==> flow/design.v <==
module DFF( input D ,input D1 ,output reg Q, input Write,input Write1, input Clk);
	always@(posedge Clk) 
	begin
	if(Write)
		begin
		Q<=D;
		end
	else if(Write1)
		begin
		Q<=D1;
		end
	else
		Q<=Q;
	end
endmodule
module Register(input[15:0] in_Reg,input[15:0] in_Reg1, output [15:0] out_Reg, input reg_Write,input reg_Write1, input Clk);
	DFF D0(in_Reg[0],in_Reg1[0],out_Reg[0],reg_Write,reg_Write1,Clk);
	DFF D1(in_Reg[1],in_Reg1[1],out_Reg[1],reg_Write,reg_Write1,Clk);
	DFF D2(in_Reg[2],in_Reg1[2],out_Reg[2],reg_Write,reg_Write1,Clk);
	DFF D3(in_Reg[3],in_Reg1[3],out_Reg[3],reg_Write,reg_Write1,Clk);
	DFF D4(in_Reg[4],in_Reg1[4],out_Reg[4],reg_Write,reg_Write1,Clk);
	DFF D5(in_Reg[5],in_Reg1[5],out_Reg[5],reg_Write,reg_Write1,Clk);
	DFF D6(in_Reg[6],in_Reg1[6],out_Reg[6],reg_Write,reg_Write1,Clk);
	DFF D7(in_Reg[7],in_Reg1[7],out_Reg[7],reg_Write,reg_Write1,Clk);
	DFF D8(in_Reg[8],in_Reg1[8],out_Reg[8],reg_Write,reg_Write1,Clk);
	DFF D9(in_Reg[9],in_Reg1[9],out_Reg[9],reg_Write,reg_Write1,Clk);
	DFF D10(in_Reg[10],in_Reg1[10],out_Reg[10],reg_Write,reg_Write1,Clk);
	DFF D11(in_Reg[11],in_Reg1[11],out_Reg[11],reg_Write,reg_Write1,Clk);
	DFF D12(in_Reg[12],in_Reg1[12],out_Reg[12],reg_Write,reg_Write1,Clk);
	DFF D13(in_Reg[13],in_Reg1[13],out_Reg[13],reg_Write,reg_Write1,Clk);
	DFF D14(in_Reg[14],in_Reg1[14],out_Reg[14],reg_Write,reg_Write1,Clk);
	DFF D15(in_Reg[15],in_Reg1[15],out_Reg[15],reg_Write,reg_Write1,Clk);
endmodule
module IRlt(input Clk, input [15:0] in_IR, input IR_Write, output [15:0] out_IR);
	Register IR(in_IR,16'd0,out_IR,IR_Write,1'b0,Clk);
endmodule
module Decoder3to8(DestReg, DecOut);
	input [2:0] DestReg;
	output reg [7:0] DecOut;
	always@(DestReg)
	casex(DestReg)
		3'b000: DecOut=8'b00000001;
		3'b001: DecOut=8'b00000010;
		3'b010: DecOut=8'b00000100;
		3'b011: DecOut=8'b00001000;
		3'b100: DecOut=8'b00010000;
		3'b101: DecOut=8'b00100000;
		3'b110: DecOut=8'b01000000;
		3'b111: DecOut=8'b10000000;
	endcase
endmodule
module Mux8to1(reg_Out1,reg_Out2,reg_Out3,reg_Out4,reg_Out5,reg_Out6,reg_Out7,reg_Out8,Bus,Src);
	input[15:0]reg_Out1,reg_Out2,reg_Out3,reg_Out4,reg_Out5,reg_Out6,reg_Out7,reg_Out8;
	input[2:0]Src;
	output reg [15:0]Bus;
	always@(reg_Out1,reg_Out2,reg_Out3,reg_Out4,reg_Out5,reg_Out6,reg_Out7,reg_Out8 ,Src)
	begin
	case(Src)
		3'b000:Bus=reg_Out1;
		3'b001:Bus=reg_Out2;
		3'b010:Bus=reg_Out3;
		3'b011:Bus=reg_Out4;
		3'b100:Bus=reg_Out5;
		3'b101:Bus=reg_Out6;
		3'b110:Bus=reg_Out7;
		3'b111:Bus=reg_Out8;
	endcase
	end
endmodule
module RegFile(SrcA, SrcB,SrcC, DestReg, WriteData,WriteData1, OutBusA, OutBusB,OutBusC,reg_Write,reg_Write1, Clk);
	input [2:0]SrcA, SrcB,SrcC, DestReg;
	input Clk,reg_Write,reg_Write1;
	input [15:0]WriteData,WriteData1;
	output[15:0]OutBusA, OutBusB,OutBusC;
	wire [7:0]DecOut,DecOut1,Array,Array1;
	wire [15:0]out_Reg1,out_Reg2,out_Reg3,out_Reg4,out_Reg5,out_Reg6,out_Reg7,out_Reg8;
	wire [2:0]out;
		Register R1(16'd1,WriteData1,out_Reg1,1'b1,1'b0,Clk);
		Register R2(16'd3,WriteData1,out_Reg2,1'b1,1'b0,Clk);
		Register R3(16'd4,WriteData1,out_Reg3,1'b1,1'b0,Clk);
		Register R4(16'd15,WriteData1,out_Reg4,1'b1,1'b0,Clk);
		Register R5(WriteData,WriteData1,out_Reg5,Array[4],Array1[4],Clk);
		Register R6(WriteData,WriteData1,out_Reg6,Array[5],Array1[5],Clk);
		Register R7(WriteData,WriteData1,out_Reg7,Array[6],Array1[6],Clk);
		Register R8(WriteData,WriteData1,out_Reg8,Array[7],Array1[7],Clk);
		Decoder3to8 dec(DestReg,DecOut);
		Decoder3to8 dec1(SrcA,DecOut1);
		and (Array1[0],DecOut1[0],reg_Write1);
		and (Array1[1],DecOut1[1],reg_Write1);
		and (Array1[2],DecOut1[2],reg_Write1);
		and (Array1[3],DecOut1[3],reg_Write1);
		and (Array1[4],DecOut1[4],reg_Write1);
		and (Array1[5],DecOut1[5],reg_Write1);
		and (Array1[6],DecOut1[6],reg_Write1);
		and (Array1[7],DecOut1[7],reg_Write1);
		and (Array[0],DecOut[0],reg_Write);
		and (Array[1],DecOut[1],reg_Write);
		and (Array[2],DecOut[2],reg_Write);
		and (Array[3],DecOut[3],reg_Write);
		and (Array[4],DecOut[4],reg_Write);
		and (Array[5],DecOut[5],reg_Write);
		and (Array[6],DecOut[6],reg_Write);
		and (Array[7],DecOut[7],reg_Write);
		Mux8to1 m(out_Reg1,out_Reg2,out_Reg3,out_Reg4,out_Reg5,out_Reg6,out_Reg7,out_Reg8,OutBusA,SrcA);
		Mux8to1 m1(out_Reg1,out_Reg2,out_Reg3,out_Reg4,out_Reg5,out_Reg6,out_Reg7,out_Reg8,OutBusB,SrcB);
		Mux8to1 m2(out_Reg1,out_Reg2,out_Reg3,out_Reg4,out_Reg5,out_Reg6,out_Reg7,out_Reg8,OutBusC,SrcC);
endmodule
module Mux2to1(input control, input[15:0] in0, input[15:0] in1, output reg[15:0] out);
always @ (in0 or in1 or control) begin
	case(control)
		1'b0: out=in0;
		1'b1: out=in1;
	endcase
end
endmodule
module Mux4to1(input[1:0] control, input[15:0] in0, input[15:0] in1, input[15:0] in2, input[15:0] in3, output reg[15:0] out);
always @ (control or in0 or in1 or in2 or in3) begin
	case(control)
		2'b00: out=in0;
		2'b01: out=in1;
		2'b10: out=in2;
		2'b11: out=in3;
	endcase
end
endmodule
module Mux4to1_3bit(input [2:0]Src1,input [2:0]Src2, input [1:0]index,output reg [2:0]out);
	always@(Src1,Src2,index)
	begin
	case(index)
		2'b00:out=Src1;
		2'b10:out=Src2;
		2'b01:out=Src1;
		2'b11:out=Src1;
endcase
end
endmodule
module Mux5to1(input[2:0] control, input[15:0] in0, input[15:0] in1, input[15:0] in2, input[15:0] in3, input[15:0] in4, output reg[15:0] out);
always @ (control or in0 or in1 or in2 or in3 or in4) begin
	case(control)
		3'b000: out=in0;
		3'b001: out=in1;
		3'b010: out=in2;
		3'b011: out=in3;
		3'b100: out=in4;
		default: out=0;
	endcase
end
endmodule
module Sext6b(input[5:0] in, output reg[15:0] out);
	always @ (in)
		out = {in[5],in[5],in[5],in[5],in[5],in[5],in[5],in[5],in[5],in[5],in[5],in};
endmodule
module Sext3b(input[2:0] in, output reg[15:0] out);
	always @ (in)
		out = {in[2],in[2],in[2],in[2],in[2],in[2],in[2],in[2],in[2],in[2],in[2],in[2],in[2],in};
endmodule
module Zext6b(input[5:0] in, output reg[15:0] out);
	always @ (in)
		out = {1'b0,1'b0,1'b0,1'b0,1'b0,1'b0,1'b0,1'b0,1'b0,1'b0,in};
endmodule
module shiftconcat (input[15:0] in1, input[11:0] in2, output reg[15:0] out);
reg[11:0] temp;
always @ (in1,in2) begin
	out = {in1[15:13],in2,1'b0};
end
endmodule 
module shift1 (input[15:0] in, output[15:0]  out);
	assign out=in<<1;
endmodule
module ALU(input[3:0] aluop, input[15:0] A, input[15:0] B, input[15:0] C, output reg [15:0] LO, output reg[15:0] HI, output reg NZ);
	wire[15:0] out1; wire[15:0] out2;
	always @ (aluop,A,B,C) begin
		HI=0;
		LO=0;
		NZ=0;
		case(aluop)
			4'b0000: LO=A+B+C;
			4'b0001: LO=A-B-C;
			4'b0010: LO=A+B-C;
			4'b0011: begin
						if (C==16'd0) begin
							LO=16'hffff;
							HI=B;
						end
						else begin
							LO=B/C; 
							HI=B%C;
						end
					 end
			4'b0100: LO=A+B+C;
			4'b0101: LO=A<<C;
			4'b0110: LO=A>>C;
			4'b0111: LO=$signed(A)>>>C;
			4'b1000: LO=C+A;
			4'b1001: LO=C+A;
			4'b1010: begin
						if (A!=B)
							NZ=1;
						end
			4'b1011: LO = A|C;
			4'b1100: LO = A+C; 
			4'b1101: LO = B+C;  
			4'b1111: LO = A+B;
			default: ;
		endcase
	end
endmodule
module ctrlckt(input clk,
input reset,
input [3:0] opcode,
output reg w1,
output reg w2,
output reg pcwritecond,
output reg pcwrite,
output reg iord,
output reg memread,
output reg memwrite,
output reg [1:0] memtoreg,
output reg irwrite,
output reg A,
output reg B,
output reg [2:0] C,
output reg [1:0] pcsource,
output reg [3:0] aluop,
output reg ccpcinit,
output reg [3:0]opcodereg,
output reg [2:0]curstate);
always@(posedge clk)
	begin
	if(reset) begin
		curstate<=3'b000;
		w1<=1'b0;
		w2<=1'b0;
		pcwritecond<=1'b0;
		pcwrite<=1'b0;
		iord<=1'b0;
		memread<=1'b0;
		memwrite<=1'b0;
		memtoreg<=2'b00;
		irwrite<=1'b0;
		A<=1'b0;
		B<=1'b0;
		C<=3'b000;
		pcsource<=2'b00;
		aluop<=4'b0000;
		ccpcinit<=1;
	end
	else begin
		ccpcinit<=0;
		if(curstate==3'b000)
			begin
			curstate<=3'b001;
			w1<=1'b0;
			w2<=1'b0;
			pcwritecond<=1'b0;
			pcwrite<=1'b1;
			iord<=1'b0;
			memread<=1'b1;
			memwrite<=1'b0;
			memtoreg<=2'b00;
			irwrite<=1'b1;
			A<=1'b0;
			B<=1'b0;
			C<=3'b000;
			pcsource<=2'b00;
			aluop<=4'b1111;  
		end
		else if(curstate==3'b001)
			begin
			opcodereg<=opcode;
			curstate<=3'b010;
			w1<=1'b0;
			w2<=1'b0;
			pcwritecond<=1'b0;
			pcwrite<=1'b0;
			iord<=1'b0;
			memread<=1'b0;
			memwrite<=1'b0;
			memtoreg<=2'b00;
			irwrite<=1'b0;
			A<=1'b0;
			B<=1'b0;
			C<=3'b001;
			pcsource<=2'b00;
			aluop<=4'b1100;  
		end
		else if(curstate==3'b010)
			begin
				if(opcode==4'b0000)
				begin
					curstate<=3'b011;
					w1<=1'b0;
					w2<=1'b0;
					pcwritecond<=1'b0;
					pcwrite<=1'b0;
					iord<=1'b0;
					memread<=1'b0;
					memwrite<=1'b0;
					memtoreg<=2'b00;
					irwrite<=1'b0;
					A<=1'b1;
					B<=1'b1;
					C<=3'b000;
					pcsource<=2'b00;
					aluop<=4'b0000;
				end
				else if(opcode==4'b0001)
				begin
					curstate<=3'b011;
					w1<=1'b0;
					w2<=1'b0;
					pcwritecond<=1'b0;
					pcwrite<=1'b0;
					iord<=1'b0;
					memread<=1'b0;
					memwrite<=1'b0;
					memtoreg<=2'b00;
					irwrite<=1'b0;
					A<=1'b1;
					B<=1'b1;
					C<=3'b000;
					pcsource<=2'b00;
					aluop<=4'b0001;
				end
				else if (opcode==4'b0010)
				begin
					curstate<=3'b011;
					w1<=1'b0;
					w2<=1'b0;
					pcwritecond<=1'b0;
					pcwrite<=1'b0;
					iord<=1'b0;
					memread<=1'b0;
					memwrite<=1'b0;
					memtoreg<=2'b00;
					irwrite<=1'b0;
					A<=1'b1;
					B<=1'b1;
					C<=3'b000;
					pcsource<=2'b00;
					aluop<=4'b0010;
				end
				else if (opcode==4'b0011)
				begin
					curstate<=3'b011;
					w1<=1'b0;
					w2<=1'b0;
					pcwritecond<=1'b0;
					pcwrite<=1'b0;
					iord<=1'b0;
					memread<=1'b0;
					memwrite<=1'b0;
					memtoreg<=2'b00;
					irwrite<=1'b0;
					A<=1'b1;
					B<=1'b1;
					C<=3'b000;
					pcsource<=2'b00;
					aluop<=4'b0011;
				end
				else if(opcode == 4'b0100)
				begin
					curstate<=3'b011;
					w1<=1'b0;
					w2<=1'b0;
					pcwritecond<=1'b0;
					pcwrite<=1'b0;
					iord<=1'b0;
					memread<=1'b0;
					memwrite<=1'b0;
					memtoreg<=2'b00;
					irwrite<=1'b0;
					A<=1'b1;
					B<=1'b1;
					C<=3'b011;
					pcsource<=2'b00;
					aluop<=4'b0100;
				end
				else if(opcode==4'b0101)
				begin
					curstate<=3'b011;
					w1<=1'b0;
					w2<=1'b0;
					pcwritecond<=1'b0;
					pcwrite<=1'b0;
					iord<=1'b0;
					memread<=1'b0;
					memwrite<=1'b0;
					memtoreg<=2'b00;
					irwrite<=1'b0;
					A<=1'b1;
					B<=1'b1;
					C<=3'b011;
					pcsource<=2'b00;
					aluop<=4'b0101;
				end
				else if (opcode==4'b0110)
				begin
					curstate<=3'b011;
					w1<=1'b0;
					w2<=1'b0;
					pcwritecond<=1'b0;
					pcwrite<=1'b0;
					iord<=1'b0;
					memread<=1'b0;
					memwrite<=1'b0;
					memtoreg<=2'b00;
					irwrite<=1'b0;
					A<=1'b1;
					B<=1'b1;
					C<=3'b011;
					pcsource<=2'b00;
					aluop<=4'b0110;
				end
				else if (opcode == 4'b0111)
				begin
					curstate<=3'b011;
					w1<=1'b0;
					w2<=1'b0;
					pcwritecond<=1'b0;
					pcwrite<=1'b0;
					iord<=1'b0;
					memread<=1'b0;
					memwrite<=1'b0;
					memtoreg<=2'b00;
					irwrite<=1'b0;
					A<=1'b1;
					B<=1'b1;
					C<=3'b011;
					pcsource<=2'b00;
					aluop<=4'b0111;
				end
				else if (opcode==4'b1000)
				begin
					curstate<=3'b011;
					w1<=1'b0;
					w2<=1'b0;
					pcwritecond<=1'b0;
					pcwrite<=1'b0;
					iord<=1'b0;
					memread<=1'b0;
					memwrite<=1'b0;
					memtoreg<=2'b00;
					irwrite<=1'b0;
					A<=1'b1;
					B<=1'b0;
					C<=3'b010;
					pcsource<=2'b00;
					aluop<=4'b1000;
				end
				else if(opcode==4'b1001)
				begin
					curstate<=3'b011;
					w1<=1'b0;
					w2<=1'b0;
					pcwritecond<=1'b0;
					pcwrite<=1'b0;
					iord<=1'b0;
					memread<=1'b0;
					memwrite<=1'b0;
					memtoreg<=2'b00;
					irwrite<=1'b0;
					A<=1'b1;
					B<=1'b0;
					C<=3'b010;
					pcsource<=2'b00;
					aluop<=4'b1001;
				end
				else if (opcode==4'b1010)
				begin
					curstate<=3'b000;
					w1<=1'b0;
					w2<=1'b0;
					pcwritecond<=1'b1;
					pcwrite<=1'b0;
					iord<=1'b0;
					memread<=1'b0;
					memwrite<=1'b0;
					memtoreg<=2'b00;
					irwrite<=1'b0;
					A<=1'b1;
					B<=1'b1;
					C<=3'b010;
					pcsource<=2'b10;
					aluop<=4'b1010;
				end
				else if(opcode==4'b1011)
				begin
					curstate<=3'b011;
					w1<=1'b0;
					w2<=1'b0;
					pcwritecond<=1'b0;
					pcwrite<=1'b0;
					iord<=1'b0;
					memread<=1'b0;
					memwrite<=1'b0;
					memtoreg<=2'b00;
					irwrite<=1'b0;
					A<=1'b1;
					B<=1'b0;
					C<=3'b100;
					pcsource<=2'b00;
					aluop<=4'b1011;
				end
				else if(opcode==4'b1100)
				begin
					curstate<=3'b000;
					w1<=1'b0;
					w2<=1'b0;
					pcwritecond<=1'b0;
					pcwrite<=1'b1;
					iord<=1'b0;
					memread<=1'b0;
					memwrite<=1'b0;
					memtoreg<=2'b00;
					irwrite<=1'b0;
					A<=1'b1;
					B<=1'b0;
					C<=3'b010;
					pcsource<=2'b01;
					aluop<=4'b1100;
				end
				else if(opcode == 4'b1101)
				begin
					curstate<=3'b000;
					w1<=1'b1;
					w2<=1'b0;
					pcwritecond<=1'b0;
					pcwrite<=1'b1;
					iord<=1'b0;
					memread<=1'b0;
					memwrite<=1'b0;
					memtoreg<=2'b10;
					irwrite<=1'b0;
					A<=1'b1;
					B<=1'b0;
					C<=3'b010;
					pcsource<=2'b00;
					aluop<=4'b1100;
				end		
			end
		else if (curstate==3'b011)	
			begin
				if(opcode==4'b0000)
				begin
					curstate<=3'b000;
					w1<=1'b1;
					w2<=1'b0;
					pcwritecond<=1'b0;
					pcwrite<=1'b0;
					iord<=1'b0;
					memread<=1'b0;
					memwrite<=1'b0;
					memtoreg<=2'b01;
					irwrite<=1'b0;
					A<=1'b0;
					B<=1'b0;
					C<=3'b000;
					pcsource<=2'b00;
					aluop<=4'b1110;
				end	
				else if (opcode==4'b0001)
				begin
					curstate<=3'b000;
					w1<=1'b1;
					w2<=1'b0;
					pcwritecond<=1'b0;
					pcwrite<=1'b0;
					iord<=1'b0;
					memread<=1'b0;
					memwrite<=1'b0;
					memtoreg<=2'b01;
					irwrite<=1'b0;
					A<=1'b0;
					B<=1'b0;
					C<=3'b000;
					pcsource<=2'b00;
					aluop<=4'b1110;
				end
				else if(opcode == 4'b0010)
				begin
					curstate<=3'b000;
					w1<=1'b1;
					w2<=1'b0;
					pcwritecond<=1'b0;
					pcwrite<=1'b0;
					iord<=1'b0;
					memread<=1'b0;
					memwrite<=1'b0;
					memtoreg<=2'b01;
					irwrite<=1'b0;
					A<=1'b0;
					B<=1'b0;
					C<=3'b000;
					pcsource<=2'b00;
					aluop<=4'b1110;
				end
				else if(opcode==4'b0011)
				begin
					curstate<=3'b000;
					w1<=1'b1;
					w2<=1'b1;
					pcwritecond<=1'b0;
					pcwrite<=1'b0;
					iord<=1'b0;
					memread<=1'b0;
					memwrite<=1'b0;
					memtoreg<=2'b01;
					irwrite<=1'b0;
					A<=1'b0;
					B<=1'b0;
					C<=3'b000;
					pcsource<=2'b00;
					aluop<=4'b1110;
				end
				else if(opcode==4'b0100)
				begin
					curstate<=3'b000;
					w1<=1'b1;
					w2<=1'b0;
					pcwritecond<=1'b0;
					pcwrite<=1'b0;
					iord<=1'b0;
					memread<=1'b0;
					memwrite<=1'b0;
					memtoreg<=2'b01;
					irwrite<=1'b0;
					A<=1'b1;
					B<=1'b0;
					C<=3'b100;
					pcsource<=2'b00;
					aluop<=4'b1110;
				end
				else if(opcode==4'b0101)
				begin
					curstate<=3'b000;
					w1<=1'b1;
					w2<=1'b0;
					pcwritecond<=1'b0;
					pcwrite<=1'b0;
					iord<=1'b0;
					memread<=1'b0;
					memwrite<=1'b0;
					memtoreg<=2'b01;
					irwrite<=1'b0;
					A<=1'b1;
					B<=1'b0;
					C<=3'b100;
					pcsource<=2'b00;
					aluop<=4'b1110;
				end
				else if(opcode==4'b0110)
				begin
					curstate<=3'b000;
					w1<=1'b1;
					w2<=1'b0;
					pcwritecond<=1'b0;
					pcwrite<=1'b0;
					iord<=1'b0;
					memread<=1'b0;
					memwrite<=1'b0;
					memtoreg<=2'b01;
					irwrite<=1'b0;
					A<=1'b1;
					B<=1'b0;
					C<=3'b100;
					pcsource<=2'b00;
					aluop<=4'b1110;
				end
				else if(opcode==4'b0111)
				begin
					curstate<=3'b000;
					w1<=1'b1;
					w2<=1'b0;
					pcwritecond<=1'b0;
					pcwrite<=1'b0;
					iord<=1'b0;
					memread<=1'b0;
					memwrite<=1'b0;
					memtoreg<=2'b01;
					irwrite<=1'b0;
					A<=1'b1;
					B<=1'b0;
					C<=3'b100;
					pcsource<=2'b00;
					aluop<=4'b1110;
				end
				else if(opcode==4'b1000)
				begin
					curstate<=3'b100;
					w1<=1'b0;
					w2<=1'b0;
					pcwritecond<=1'b0;
					pcwrite<=1'b0;
					iord<=1'b1;
					memread<=1'b1;
					memwrite<=1'b0;
					memtoreg<=2'b00;
					irwrite<=1'b0;
					A<=1'b0;
					B<=1'b0;
					C<=3'b100;
					pcsource<=2'b00;
					aluop<=4'b1110;
				end
				else if(opcode==4'b1001)
				begin
					curstate<=3'b000;
					w1<=1'b0;
					w2<=1'b0;
					pcwritecond<=1'b0;
					pcwrite<=1'b0;
					iord<=1'b1;
					memread<=1'b0;
					memwrite<=1'b1;
					memtoreg<=2'b00;
					irwrite<=1'b0;
					A<=1'b1;
					B<=1'b0;
					C<=3'b100;
					pcsource<=2'b00;
					aluop<=4'b1110;
					opcodereg<=opcode;
				end
				else if(opcode==4'b1011)
				begin
					curstate<=3'b000;
					w1<=1'b1;
					w2<=1'b0;
					pcwritecond<=1'b0;
					pcwrite<=1'b0;
					iord<=1'b0;
					memread<=1'b0;
					memwrite<=1'b0;
					memtoreg<=2'b01;
					irwrite<=1'b0;
					A<=1'b0;
					B<=1'b0;
					C<=3'b000;
					pcsource<=2'b00;
					aluop<=4'b1110;
				end
			end
		else if (curstate==3'b100) begin
			if(opcode==4'b1000)
			begin
				curstate<=3'b000;
				w1<=1'b1;
				w2<=1'b0;
				pcwritecond<=1'b0;
				pcwrite<=1'b0;
				iord<=1'b0;
				memread<=1'b0;
				memwrite<=1'b0;
				memtoreg<=2'b00;
				irwrite<=1'b0;
				A<=1'b0;
				B<=1'b0;
				C<=3'b000;
				pcsource<=2'b00;
				aluop<=4'b1110;
			end	
		end
	end	
end
endmodule
module WorkingFinal(input clk, input reset, input wire[15:0] mem_rdata, output wire[15:0] mem_addr, output wire[15:0] mem_wdata, output wire mem_we, output wire halt);
	wire[15:0] MemOut, IRout, AluOutLo, AluOutHi, ALUInA, ALUInB, ALUInC, PCin, PCout, MemAddr, OutBusB, DMRout, RegWD1;
	wire ccpcwrite, ccirwrite, ccA, ccB, ccw1;
	wire[2:0] ccC, RFinB, curstate;
	wire[3:0] opcodereg, ccaluop;
	wire[15:0] LOout,Bout, RegWD2,OutBusA,OutBusC,Aout,Cout,PCSrcIn1,AluSrcCIn1,AluSrcCIn2,AluSrcCIn3,AluSrcCIn4;
	wire wNZ, wire1, PCwrite1,ccw2,ccpcwritecond,cciord,ccmemread,ccmemwrite,ccpcinit;
	wire[1:0] ccpcsource,ccmemtoreg;
	ctrlckt  cc (clk,reset,IRout[15:12],ccw1,ccw2,ccpcwritecond,ccpcwrite,cciord,ccmemread,ccmemwrite,ccmemtoreg,ccirwrite,ccA,ccB,ccC,ccpcsource,ccaluop,ccpcinit,opcodereg,curstate);
	and(wire1,ccpcwritecond,wNZ);
	or(PCwrite1,wire1,ccpcwrite);
	Register PC (PCin,16'd0,PCout,PCwrite1,ccpcinit,clk);
	Mux2to1 IorD (cciord,PCout,LOout,MemAddr);
	assign mem_addr = MemAddr;
	assign mem_wdata = Bout;
	assign mem_we = ccmemwrite;
	assign MemOut = mem_rdata;
	assign halt = (curstate == 3'b010) && (IRout[15:13] == 3'b111);
	IRlt ir1(clk,MemOut,ccirwrite,IRout);
	Register DMR(MemOut,16'd0,DMRout,1'b1,1'b0,clk);
	Mux4to1 MemToReg(ccmemtoreg,DMRout,LOout,PCout,16'd1,RegWD1);
	Mux4to1_3bit m4to13bit (IRout[5:3],IRout[11:9],IRout[15:14],RFinB);
	RegFile rfile1 (IRout[8:6],RFinB,IRout[2:0],IRout[11:9],RegWD1,RegWD2,OutBusA,OutBusB,OutBusC,ccw1,ccw2,clk);
	Register RegAluSrcA(OutBusA,16'd0,Aout,1'b1,1'b0,clk);
	Register RegAluSrcB(OutBusB,16'd0,Bout,1'b1,1'b0,clk);
	Register RegAluSrcC(OutBusC,16'd0,Cout,1'b1,1'b0,clk);
	shiftconcat conc (PCout,IRout[11:0],PCSrcIn1);
	Sext6b s6b (IRout[5:0], AluSrcCIn2);
	shift1 sh1 (AluSrcCIn2,AluSrcCIn1);
	Sext3b s3b (IRout[2:0], AluSrcCIn3);
	Zext6b z6b (IRout[5:0],AluSrcCIn4);
	Mux2to1 AluSrcA(ccA, PCout, Aout, ALUInA);
	Mux2to1 AluSrcB(ccB, 16'd2, Bout,ALUInB);
	Mux5to1 AluSrcC(ccC, Cout, AluSrcCIn1, AluSrcCIn2, AluSrcCIn3, AluSrcCIn4, ALUInC);
	ALU alu (ccaluop, ALUInA,ALUInB,ALUInC, AluOutLo,AluOutHi,wNZ);
	Register HI(AluOutHi,16'd0,RegWD2,1'b1,ccpcinit,clk);
	Register LO(AluOutLo,16'd0,LOout,1'b1,ccpcinit,clk);
	Mux4to1 PCSrc (ccpcsource,AluOutLo,PCSrcIn1,LOout,16'd1,PCin);
endmodule
# From RTL to reports: WorkingFinal
# Tool output for the design above before and after an edit, in the order of the flow.
# "before" refers to lines of the RTL above, "after" to lines of the edited file.
# "delta" is "after" less "before", of the values as shown.
# Operators: Yosys type, input widths -> output width; for muxes data width and select width s.
# Cell names lack the library's common part.
# Not given: n/a
# inputs
top_module	WorkingFinal
clock_port	clk
library	sky130hd
pvt_corner	tt_025C_1v80

# Diff
# Unified diff, file above to edited file.
# This change comes from a script, not from a designer. The edited design behaves differently; no optimisation was intended.
# begin of diff
@@ -185,5 +185,5 @@
 						else begin
 							LO=B/C; 
-							HI=B%C;
+							HI=B-C;
 						end
 					 end
# end of diff

# Word level
# Source: Yosys, flattened and elaborated, memories not mapped. Widths are those after wreduce. Print and check cells do not count. Equal cells are merged and count once.
# Yosys's memory passes give these memory sizes; they may raise the number of words (mostly to a power of two), join words into wider ones and drop unused or constant bits.
# bits
element	before	after	delta
clocked_rd_ports_x_width	16	16	0
word_cells	816	816	0
latchBits	0	0	0
n_memories	2	2	0
ram_bits	0	0	0
reg_bits	216	216	0
rom_bits	128	128	0
in_bits	18	18	0
# mem_list
element	before	after
mem_shapes	8 x 8 bit 1R0W; 8 x 8 bit 1R0W	8 x 8 bit 1R0W; 8 x 8 bit 1R0W
# classes
element	before	after	delta
compare	0	0	0
div	2	1	-1
n_shift	3	3	0
n_addsub	7	8	1
eq_ne	68	68	0
mul	0	0	0
bitwise	14	14	0
mux	472	472	0
reduce_logical	38	38	0
# ops
operator	before	after	delta
$sub 16x16->16	3	4	1
$mod 16x16->16	1	0	-1
$mux 1	314	314	0
$mux 2	57	57	0
$mux 3	57	57	0
$mux 4	31	31	0
$eq 3x3->1 const B	15	15	0
$eq 4x4->1 const B	13	13	0
$eq 3x2->1 const B	10	10	0
$and 1x1->1	9	9	0
$eq 4x3->1 const B	8	8	0
$eq 2x2->1 const B	6	6	0
$eq 3x1->1 const B	5	5	0
$logic_not 3->1	5	5	0
$reduce_bool 2->1	5	5	0
$add 16x16->16	4	4	0
$eq 4x2->1 const B	4	4	0
$eq 2x1->1 const B	3	3	0
$logic_not 2->1	3	3	0
$not 1->1	3	3	0
$pmux 16 s2	3	3	0
$pmux 16 s8	3	3	0
$reduce_and 4->1	3	3	0
$reduce_or 3->1	3	3	0
$eq 4x1->1 const B	2	2	0
$logic_not 4->1	2	2	0
$mux 16	2	2	0
$pmux 16 s4	2	2	0
# The list need not be complete.

# Longest topological paths
# Depth = most cells in a row (Yosys ltp): at word level without a register or memory, in the mapped netlist without a sequential cell, where the memories' decode and read muxes count.
# logic_depth
element	before	after	delta
depth_word	18	18	0
abc_area	0	0	n/a
mapped_depth	140	142	2
mapped_depth_nobuf	127	128	1

# Mapped cells and area
# Source: synth_stat.txt of the flow (Yosys; design flattened, memories mapped). It holds for the ABC_AREA given above (unset counts as 0); a run with the other value may have another netlist.
# mapped
element	before	after	delta
sequential_area_um2	5725.5	5725.5	0.0
yosys_area_um2	23754.0	23522.6	-231.4
ff_cells	238	238	0
cells	2990	2902	-88
# types
cell	before	after	delta
nand2_1	272	230	-42
nor3_1	124	97	-27
ha_1	198	222	24
o21a_1	53	76	23
a21oi_1	288	266	-22
o21ai_0	155	175	20
o21ai_1	24	6	-18
inv_1	113	128	15
a31oi_1	42	27	-15
mux2_2	53	40	-13
xnor2_1	80	68	-12
nand3_1	91	81	-10
and2_1	52	42	-10
clkbuf_1	142	133	-9
or3_1	31	40	9
nand4_1	16	24	8
xor2_1	39	32	-7
o211ai_1	43	37	-6
# The list need not be complete.
# By module: a second synthesis without flattening, with its own total; a netlist apart from the flattened one above.
# hier_totals
element	before	after	delta
cells_unflattened	3822	3737	-85
area_unflattened_um2	35026.1	34800.9	-225.2
# Each row is one instance without its submodules.
# by_module_before
mod	mod_area_um2	mod_seq_area_um2	n_inst	n_cells
ALU	13912.1	0.0	1	2078
DFF	51.3	30.0	256	3
Mux8to1	1114.8	0.0	3	177
ctrlckt	1446.4	600.6	1	152
Mux4to1	424.2	0.0	2	20
Mux2to1	249.0	0.0	3	18
Mux5to1	696.9	0.0	1	80
Decoder3to8	65.1	0.0	2	8
Zext6b	123.9	0.0	1	17
shift1	123.9	0.0	1	17
shiftconcat	123.9	0.0	1	17
Sext3b	120.1	0.0	1	16
Sext6b	120.1	0.0	1	16
Mux4to1_3bit	58.8	0.0	1	4
# before: Further modules, not shown: 4.
# by_module_after
mod	mod_area_um2	mod_seq_area_um2	n_inst	n_cells
ALU	13686.9	0.0	1	1993
DFF	51.3	30.0	256	3
Mux8to1	1114.8	0.0	3	177
ctrlckt	1446.4	600.6	1	152
Mux4to1	424.2	0.0	2	20
Mux2to1	249.0	0.0	3	18
Mux5to1	696.9	0.0	1	80
Decoder3to8	65.1	0.0	2	8
Zext6b	123.9	0.0	1	17
shift1	123.9	0.0	1	17
shiftconcat	123.9	0.0	1	17
Sext3b	120.1	0.0	1	16
Sext6b	120.1	0.0	1	16
Mux4to1_3bit	58.8	0.0	1	4
# after: Further modules, not shown: 4.

# Timing after synthesis
# OpenSTA on the mapped netlist: ideal clock, no wires. The path of least setup slack (recovery checks aside). Input and output delay are each 20% of the period. Register names are those of the netlist, which keeps one name where synthesis merged equal registers.
# synth_path
element	before	after	delta
path_kind	flip-flop to flip-flop	flip-flop to flip-flop	n/a
start	register cc.C	register ir1.IR.D0.Q	n/a
end	register HI.D13.Q	register PC.D0.Q	n/a
t_arrival_ns	28.528	29.181	0.653
path_buffers	16	19	3
stages	127	136	9
clock_period_ns	30.0	30.0	0.0
delay_ns	28.646	29.447	0.801
setup_ns	0.118	0.266	0.148
setup_slack_ns	1.354	0.553	-0.801
required_time_ns	29.882	29.734	-0.148
synth_period_reached_ns	28.646	29.447	0.801
# "delay_ns" is the arrival time less input delay plus setup time.
# "stages": output pins that drive a net of the path, with the launching flip-flop's if there is one; two outputs of one cell count as two.
# "synth_period_reached_ns" = period - worst setup slack (recovery checks aside). The figure is calculated, with input and output delays left at 20% of the set period.
# An end named without its bit number is one bit of that signal or, where synthesis recoded a state register, one of its new flip-flops.
# Between the ends stands the longest chain of elaborated cells between them, by number of cells; it is not shown to be the way that was timed. Of several equally long chains one is given.
# Each line given opens the expression or statement behind the cell; cells for indexed reads and writes are added by Yosys, which also makes memories of some case tables.
# A register here has more assigning lines than the two given.
# synth_via_before
cell_sequence	dfxtp_1 -> clkbuf_1 -> or3_1 -> a21oi_1 -> clkbuf_1 -> buf_1 -> ha_1 -> or3_1 -> nor2_1 -> a31oi_1 -> a211oi_1 -> a221o_1 -> inv_1 -> ha_1 -> o211ai_1 -> nand2_1 -> nand2_1 -> or4_1 -> (+91 left out) -> nor3_1 -> a211oi_1 -> nor4_1 -> nor3_1 -> nor3b_1 -> clkbuf_1 -> clkbuf_1 -> mux2_2 -> ha_1 -> or3_1 -> o21ba_2 -> a21oi_1 -> a31o_2 -> a31oi_1 -> clkbuf_1 -> nor2_1 -> nand2_1 -> o2111a_1
# synth_lines_before
element	line_no	source
start, declared	222	output reg [2:0] C,
start, assigned	243	C<=3'b000;
start, assigned	264	C<=3'b000;
end, assigned	6	Q<=D;
end, assigned	10	Q<=D1;
end, declared	1	module DFF( input D ,input D1 ,output reg Q, input Write,input Write1, input Clk);
# before: Chain of elaborated cells between the ends: none given.
# synth_via_after
cell_sequence	edfxtp_1 -> clkbuf_1 -> a22oi_1 -> and2_1 -> buf_1 -> buf_1 -> buf_1 -> ha_1 -> o21ai_0 -> nor2b_1 -> nor3_4 -> mux2i_1 -> ha_1 -> o21a_1 -> o21a_1 -> o21ai_0 -> or2_2 -> clkbuf_1 -> (+100 left out) -> o21a_1 -> o21a_1 -> o31a_1 -> o41a_1 -> a211o_1 -> a21oi_1 -> clkbuf_1 -> nor2_1 -> a211oi_1 -> ha_1 -> a21o_1 -> a21o_1 -> a21oi_1 -> nand2_1 -> a2111oi_0 -> nand4_1 -> a22oi_1 -> nor2_1
elab_chain_cells	6
cone_cells	16
classes_between	5 x add/sub; 1 x div; 3 x shift; 5 x mux; 1 x logic; 1 x reduce/logical
# synth_lines_after
element	line_no	source
start, declared	1	module DFF( input D ,input D1 ,output reg Q, input Write,input Write1, input Clk);
start, assigned	6	Q<=D;
start, assigned	10	Q<=D1;
$pmux 16 s5	139	case(control)
$div 16x16->16	186	LO=B/C;
$mux 16	181	if (C==16'd0) begin
$pmux 16 s11	176	case(aluop)
$pmux 16 s4	118	case(control)
$mux 1	4	if(Write)
end, assigned	6
end, assigned	10
end, declared	1
# Nets of the timed path that keep an RTL name, with a line that drives or declares them; the list need not be complete.
# synth_nets_after
signal	line_no
LO.D0.D	176

# Timing after layout
# Path of least setup slack in the final report of the runs of pair 1 (OpenROAD, finished layout, wires in). Where an end is a register, its clock arrival counts in the times.
# layout_path
element	before	after	delta
path_kind	flip-flop to flip-flop	flip-flop to flip-flop	n/a
start	register RegAluSrcC.D15.Q	register cc.C	n/a
end	register HI.D7.Q	register PC.D0.Q	n/a
stages	128	127	-1
required_time_ns	29.37	29.27	-0.10
setup_ns	0.16	0.25	0.09
t_arrival_ns	27.98	27.86	-0.12
clock_period_ns	29.0	29.0	0.0
setup_slack_ns	1.39	1.41	0.02
path_buffers	8	9	1
# An end named without its bit number is one bit of that signal or, where synthesis recoded a state register, one of its new flip-flops.
# Between the ends stands the longest chain of elaborated cells between them, by number of cells; it is not shown to be the way that was timed. Of several equally long chains one is given.
# A register here has more assigning lines than the two given.
# layout_via_before
cell_sequence	dfxtp_1 -> or4_4 -> o21ai_4 -> nand4_2 -> or2_1 -> nor2_2 -> a21oi_1 -> a21oi_1 -> ha_1 -> or3_1 -> nor2_1 -> a31oi_1 -> a211oi_1 -> a221o_1 -> inv_1 -> ha_1 -> o211ai_1 -> nand2_2 -> (+92 left out) -> ha_1 -> nand3_1 -> nor4_2 -> a21o_1 -> or3_1 -> nor3_4 -> nor3b_4 -> mux2_2 -> ha_1 -> or2_2 -> a21oi_1 -> o21ba_2 -> a21oi_2 -> a31o_2 -> a31oi_4 -> nor2_2 -> a21oi_1 -> a31oi_1
elab_chain_cells	3
cone_cells	4
classes_between	1 x div; 2 x mux; 1 x reduce/logical
# layout_lines_before
element	line_no	source
start, declared	1	module DFF( input D ,input D1 ,output reg Q, input Write,input Write1, input Clk);
start, assigned	6	Q<=D;
start, assigned	10	Q<=D1;
$pmux 16 s5	139	case(control)
$mod 16x16->16	187	HI=B%C;
$mux 16	181	if (C==16'd0) begin
end, assigned	10
end, assigned	13	Q<=Q;
end, declared	1
# layout_via_after
cell_sequence	dfxtp_1 -> o41ai_1 -> nand4_1 -> nor4_4 -> and3_1 -> nor2_1 -> ha_1 -> o21ai_0 -> nor2b_1 -> nor3_4 -> mux2i_1 -> ha_1 -> o21a_1 -> o21a_1 -> o21ai_1 -> or2_2 -> mux2_2 -> ha_1 -> (+91 left out) -> o21a_1 -> o31a_1 -> o41a_1 -> a211o_1 -> a21oi_1 -> buf_6 -> nor2_1 -> a211oi_1 -> ha_1 -> a21o_1 -> a21o_1 -> a21oi_1 -> nand2_1 -> a2111oi_2 -> nand4_1 -> buf_4 -> a22oi_1 -> nor2_1
# layout_lines_after
element	line_no	source
start, declared	222	output reg [2:0] C,
start, assigned	243	C<=3'b000;
start, assigned	264	C<=3'b000;
end, assigned	6	Q<=D;
end, assigned	10	Q<=D1;
end, declared	1	module DFF( input D ,input D1 ,output reg Q, input Write,input Write1, input Clk);
# after: Chain of elaborated cells between the ends: none given.
# Nets of the timed path that keep an RTL name, with a line that drives or declares them; the list need not be complete.
# layout_nets_after
signal	line_no	source
LO.D0.D	176	case(aluop)

# Layout results
# Runs of the flow (Yosys, OpenROAD) on both versions; the two runs of a pair have the same settings. The constraints put input and output delay at 20% of the set period each and load the outputs with 0.01 pF.
# flow_settings_pair_1
CORE_UTILIZATION	40
period_ns	29.0
CAP_MARGIN	20
CORE_MARGIN	2
SLEW_MARGIN	20
# results_pair_1
element	before	after	delta
setup_tns_ns	0.000	0.000	0.000
worst_setup_slack_ns	1.393	1.409	0.016
period_less_ws_ns	27.607	27.591	-0.016
synth_chip_area_um2	23754.0	23522.6	-231.4
hold_worst_slack_ns	0.460	0.477	0.017
total_die_area_um2	61350.3	60762.2	-588.1
finish.utilization_frac	0.454	0.458	0.004
# flow_settings_pair_2
ABC_AREA	0
CAP_MARGIN	10
CELL_PAD_IN_SITES_DETAIL_PLACEMENT	2
CELL_PAD_IN_SITES_GLOBAL_PLACEMENT	1
CORE_MARGIN	3
CORE_UTILIZATION	17
CTS_CLUSTER_SIZE	80
GPL_ROUTABILITY_DRIVEN	0
HOLD_SLACK_MARGIN	0.05
PLACE_DENSITY_LB_ADDON	0.23
SLEW_MARGIN	10
period_ns	42.7
# results_pair_2
element	before	after	delta
setup_tns_ns	0.000	0.000	0.000
worst_setup_slack_ns	8.278	7.901	-0.377
period_less_ws_ns	34.422	34.799	0.377
synth_chip_area_um2	23754.0	23522.6	-231.4
hold_worst_slack_ns	0.454	0.482	0.028
total_die_area_um2	144252.0	142869.0	-1383.0
finish.utilization_frac	0.198	0.198	0.000
# "period_less_ws_ns": clock period set for the run, less the worst setup slack. It is reckoned from that one timing run; input and output delays stay at 20% of the period that was set.
